==> flow/design.v <==
module router (
    input logic clk,
    input logic rst_n,
    input logic [3:0]  req_i,       
    input logic [31:0] data_n_i,
    input logic [31:0] data_s_i,
    input logic [31:0] data_e_i,
    input logic [31:0] data_w_i,
    input logic        yumi_i,     
    output logic [31:0] data_o,
    output logic        valid_o,
    output logic        busy_o
);
    logic [31:0] buffer [0:63];      
    logic [5:0]  write_ptr, read_ptr; 
    logic [6:0]  count;              
    logic write_en;
    logic read_en;
    assign write_en = (|req_i) && (count < 64);
    assign read_en  = (count > 0) && yumi_i;
    always_ff @(posedge clk or negedge rst_n) begin
        if (!rst_n) begin
            write_ptr <= 0;
            read_ptr  <= 0;
            count     <= 0;
            busy_o    <= 0;
            valid_o   <= 0;
            data_o    <= 0;
        end else begin
            if (write_en) begin
                if (req_i[0])      buffer[write_ptr] <= data_n_i;
                else if (req_i[1]) buffer[write_ptr] <= data_s_i;
                else if (req_i[2]) buffer[write_ptr] <= data_e_i;
                else if (req_i[3]) buffer[write_ptr] <= data_w_i;
                write_ptr <= write_ptr + 1;
            end
            if (read_en) begin
                data_o    <= buffer[read_ptr];
                valid_o   <= 1;
                read_ptr  <= read_ptr + 1;
            end else begin
                valid_o <= 0;
            end
            if (write_en && !read_en) begin
                count <= count + 1;           
            end 
            else if (!write_en && read_en) begin
                count <= count - 1;           
            end
            if (count >= 60) busy_o <= 1; 
            else             busy_o <= 0;
        end
    end
endmodule
Wiki page: router / tool data

* Step by step through the tools: router *
Tool output for the design above before and after an edit, in the order of the flow.
Lines under "unedited" count in the file above, lines under "edited" in the edited file.
"difference": "edited" minus "unedited" as printed here. "relative change": 100 x difference / "unedited".
Cell names lack the library's common part.
Not given: --

design
  top = router
  clock = clk
  library = sky130hd
  corner = tt_025C_1v80

* Diff *
The edit as a unified diff against the file above.
A script made this edit. It changes what the design does and was not meant as an optimisation.

begin of diff
@@ -17,5 +17,5 @@
     logic write_en;
     logic read_en;
-    assign write_en = (|req_i) && (count < 64);
+    assign write_en = (|req_i) && (count == 64);
     assign read_en  = (count > 0) && yumi_i;
     always_ff @(posedge clk or negedge rst_n) begin
end of diff

* After elaboration *
Counts by Yosys on the flattened word-level netlist (proc, flatten, opt, wreduce). Print and check cells are left out.

bit counts
  what              unedited  edited  difference  relative change (%)
  word-level cells  795       795     0           0.00
  register bits     2,101     2,101   0           0.00
  input port bits   135       135     0           0.00

cells by class
  what                       unedited  edited  difference  relative change (%)
  equal/unequal tests        126       127     +1          +0.79
  multiplexer cells          517       517     0           0.00
  order comparisons          3         2       -1          -33.33
  reduce/logical cells       75        75      0           0.00
  add/subtract/negate cells  4         4       0           0.00

operator list
  cell                                         unedited  edited  difference  relative change (%)
  7-bit < comparator (second input constant)   1         0       -1          -100.00
  7-bit equality test (second input constant)  0         1       +1          --

Unchanged operator kinds not shown: 22.

* Logic depth *
Yosys ltp: most cells in a row. Word level: on the elaborated netlist, between registers, memories and ports. Mapped: between sequential cells and ports; inverters and the memories' decode and read muxes count.

logic depth
  what                     unedited  edited  difference  relative change (%)
  depth after elaboration  6         6       0           0.00
  ABC_AREA                 0         0       --          --
  depth in mapped cells    14        13      -1          -7.14

* Mapped cells and area *
The flow's flattened synthesis, as Yosys stat reports it; memories are mapped. The netlist is that of the ABC_AREA named above (0 if unset); the other value can give another one.

synthesis totals
  what                                 unedited   edited     difference  relative change (%)
  mapped cells                         4,481      4,431      -50         -1.12
  buffers                              298        268        -30         -10.07
  cell area after synthesis (sq mm)    0.0778697  0.077657   -0.0002127  -0.27
  mapped flip-flops                    2,101      2,101      0           0.00
  sequential part of the area (sq mm)  0.0628253  0.0628253  0.0000000   0.00

cell types
  cell       unedited  edited  difference  relative change (%)
  and3_1     57        13      -44         -77.19
  a22oi_1    802       845     +43         +5.36
  clkbuf_1   209       167     -42         -20.10
  a21oi_1    95        56      -39         -41.05
  and2_1     48        14      -34         -70.83
  a22o_1     47        76      +29         +61.70
  nand2_1    191       216     +25         +13.09
  nor2_1     164       184     +20         +12.20
  a32oi_1    8         26      +18         +225.00
  a222oi_1   29        13      -16         -55.17
  a2111oi_0  15        0       -15         -100.00
  nor3_1     22        36      +14         +63.64
  and4_1     15        1       -14         -93.33
  o221ai_1   15        1       -14         -93.33
  a221o_1    9         23      +14         +155.56
  mux2i_1    78        65      -13         -16.67
  nand4_1    167       156     -11         -6.59
  buf_2      53        63      +10         +18.87

Unchanged cell types not shown: 11.
The list need not be complete.

* Worst setup path after synthesis *
OpenSTA on the mapped netlist: ideal clock, no wires. The path of least setup slack (recovery checks aside). Input and output delay are each 20% of the period. Register names are those of the netlist, which keeps one name where synthesis merged equal registers.

timing path post-synthesis
  what                           unedited               edited                 difference  relative change (%)
  path type                      in2reg                 in2reg                 --          --
  start point                    input port req_i[2]    input port req_i[2]    --          --
  end point                      register buffer[0][3]  register buffer[0][3]  --          --
  delay of the path (ns)         4.203                  4.203                  0.000       0.00
  driving pins on the path       6                      6                      0           0.00
  setup slack (ns)               -0.203                 -0.203                 0.000       --
  required time (ns)             4.298                  4.298                  0.000       0.00
  library setup time (ns)        0.702                  0.702                  0.000       --
  external input delay (ns)      1.000                  1.000                  0.000       0.00
  buffers on the path            2                      2                      0           0.00
  arrival time (ns)              4.501                  4.501                  0.000       0.00
  clock period (ns)              5.0                    5.0                    0.0         0.00
  synthesis period reached (ns)  5.203                  5.203                  0.000       0.00

"delay of the path" is the arrival time less input delay plus setup time.
"driving pins on the path" counts driving pins, that of a launching flip-flop among them; a cell with two outputs on the path counts twice.
"synthesis period reached" is the clock period less the worst setup slack; recovery checks do not enter. This is arithmetic on one report: input and output delays are still those of the set period (20% each).
Between the ends stands the longest chain of elaborated cells between them, by number of cells; it is not shown to be the way that was timed. Of several equally long chains one is given.
A line is the first line of the expression or statement that the cell stems from. Yosys adds cells for indexed reads and writes and turns some case tables into memories.
A register here has more assigning lines than the two given.
unedited: The path ends at the data pin of a flip-flop with enable; ways to the enable are not counted.

on the way, post-synthesis, unedited
  path through = clkbuf_1 buf_1 mux2i_1 nor2_1 a21oi_1 o21ai_0
  cells in the longest elaborated chain = 3
  elaborated cells between the ends (all ways) = 3
  those cells by class = mux (3)

ends and longest elaborated chain, post-synthesis, unedited
  what                RTL line  RTL
  start: declaration  4         input logic [3:0]  req_i,
  32-bit two-way mux  33        else if (req_i[2]) buffer[write_ptr] <= data_e_i;
  32-bit two-way mux  32        else if (req_i[1]) buffer[write_ptr] <= data_s_i;
  32-bit two-way mux  31        if (req_i[0])      buffer[write_ptr] <= data_n_i;
  end: assignment     31
  end: assignment     32
  end: declaration    14        logic [31:0] buffer [0:63];

edited: The path ends at the data pin of a flip-flop with enable; ways to the enable are not counted.

on the way, post-synthesis, edited
  path through = clkbuf_1 buf_1 mux2i_1 nor2_1 a21oi_1 o21ai_0
  cells in the longest elaborated chain = 3
  elaborated cells between the ends (all ways) = 3
  those cells by class = mux (3)

ends and longest elaborated chain, post-synthesis, edited
  what                RTL line  RTL
  start: declaration  4         input logic [3:0]  req_i,
  32-bit two-way mux  33        else if (req_i[2]) buffer[write_ptr] <= data_e_i;
  32-bit two-way mux  32        else if (req_i[1]) buffer[write_ptr] <= data_s_i;
  32-bit two-way mux  31        if (req_i[0])      buffer[write_ptr] <= data_n_i;
  end: assignment     31
  end: assignment     32
  end: declaration    14        logic [31:0] buffer [0:63];

* Path in the finished layout *
From the final timing report of each run of set A: the path of least setup slack in the routed layout; clock arrival at registers is part of the times.

timing path after layout
  what                      unedited              edited                difference  relative change (%)
  path type                 reg2reg               reg2reg               --          --
  start point               register read_ptr[2]  register read_ptr[5]  --          --
  end point                 register data_o[6]    register data_o[19]   --          --
  driving pins on the path  9                     10                    +1          +11.11
  library setup time (ns)   0.14                  0.11                  -0.03       --
  buffers on the path       1                     2                     +1          +100.00
  setup slack (ns)          0.40                  0.27                  -0.13       --
  arrival time (ns)         4.89                  5.04                  +0.15       +3.07
  required time (ns)        5.29                  5.31                  +0.02       +0.38
  clock period (ns)         4.58                  4.58                  0.00        0.00

Between the ends stands the longest chain of elaborated cells between them, by number of cells; it is not shown to be the way that was timed. Of several equally long chains one is given.

on the way, after layout, unedited
  path through = dfrtp_1 buf_4 and3b_1 and2_2 a2111oi_0 nand3_1 nor4_1 and3_1 o221ai_1
  cells in the longest elaborated chain = 2
  elaborated cells between the ends (all ways) = 65
  those cells by class = eq/ne (63); mux (1); reduce/logical (1)

ends and longest elaborated chain, after layout, unedited
  what                                    RTL line  RTL
  start: declaration                      15        logic [5:0]  write_ptr, read_ptr;
  start: assignment                       24        read_ptr  <= 0;
  start: assignment                       40        read_ptr  <= read_ptr + 1;
  6-bit equality test                     38        data_o    <= buffer[read_ptr];
  32-bit parallel mux with 64-bit select  38
  end: assignment                         28        data_o    <= 0;
  end: assignment                         38
  end: declaration                        10        output logic [31:0] data_o,

on the way, after layout, edited
  path through = dfrtp_2 buf_4 nor2b_4 buf_4 a22o_1 a22oi_1 nand4_1 nor4_1 nand3_1 a221o_1
  cells in the longest elaborated chain = 2
  elaborated cells between the ends (all ways) = 65
  those cells by class = eq/ne (63); mux (1); reduce/logical (1)

ends and longest elaborated chain, after layout, edited
  what                                    RTL line  RTL
  start: declaration                      15        logic [5:0]  write_ptr, read_ptr;
  start: assignment                       24        read_ptr  <= 0;
  start: assignment                       40        read_ptr  <= read_ptr + 1;
  6-bit equality test                     38        data_o    <= buffer[read_ptr];
  32-bit parallel mux with 64-bit select  38
  end: assignment                         28        data_o    <= 0;
  end: assignment                         38
  end: declaration                        10        output logic [31:0] data_o,

* Flow runs *
Runs of the flow (Yosys, OpenROAD) on both versions; the two runs of a pair have the same settings. The constraints put input and output delay at 20% of the set period each and load the outputs with 0.01 pF.

flow settings, set A
  CORE_UTILIZATION = 50
  PLACE_DENSITY = 0.6
  period_ns = 4.58
  CAP_MARGIN = 20
  CORE_MARGIN = 2
  SLEW_MARGIN = 20

results, set A
  what                                     unedited   edited     difference  relative change (%)
  post-route setup TNS (ns)                0.000      0.000      0.000       --
  achieved clock period (ns)               4.177      4.311      +0.134      +3.21
  standard-cell area after layout (sq mm)  0.0911637  0.0908246  -0.0003391  -0.37
  utilization after routing                0.59       0.589      -0.001      --
  total power of the final layout (mW)     47.582     38.678     -8.904      -18.71
  die outline area (sq mm)                 0.158914   0.158484   -0.000430   -0.27
  synthesized cell area (sq mm)            0.0778697  0.077657   -0.0002127  -0.27
  setup slack of the critical path (ns)    0.403      0.269      -0.134      --

flow settings, set B
  CELL_PAD_IN_SITES_DETAIL_PLACEMENT = 1
  CORE_UTILIZATION = 37
  CTS_CLUSTER_DIAMETER = 124
  PLACE_DENSITY_LB_ADDON = 0.01
  period_ns = 2.76
  CAP_MARGIN = 20
  CORE_MARGIN = 2
  SLEW_MARGIN = 20

results, set B
  what                                     unedited   edited    difference  relative change (%)
  post-route setup TNS (ns)                -4.877     -100.330  -95.453     --
  achieved clock period (ns)               3.000      2.999     -0.001      -0.03
  standard-cell area after layout (sq mm)  0.103354   0.103772  +0.000418   +0.40
  utilization after routing                0.494      0.496     +0.002      --
  total power of the final layout (mW)     89.449     66.224    -23.225     -25.96
  die outline area (sq mm)                 0.214142   0.213564  -0.000578   -0.27
  synthesized cell area (sq mm)            0.0778697  0.077657  -0.0002127  -0.27
  setup slack of the critical path (ns)    -0.240     -0.239    +0.001      --

"achieved clock period": clock period set for the run, less the worst setup slack. It is reckoned from that one timing run; input and output delays stay at 20% of the period that was set.
By "total power of the final layout" is meant OpenSTA's value without simulated activity: inputs other than the clock are taken to toggle once in ten clock periods, and the tool carries that through the logic.
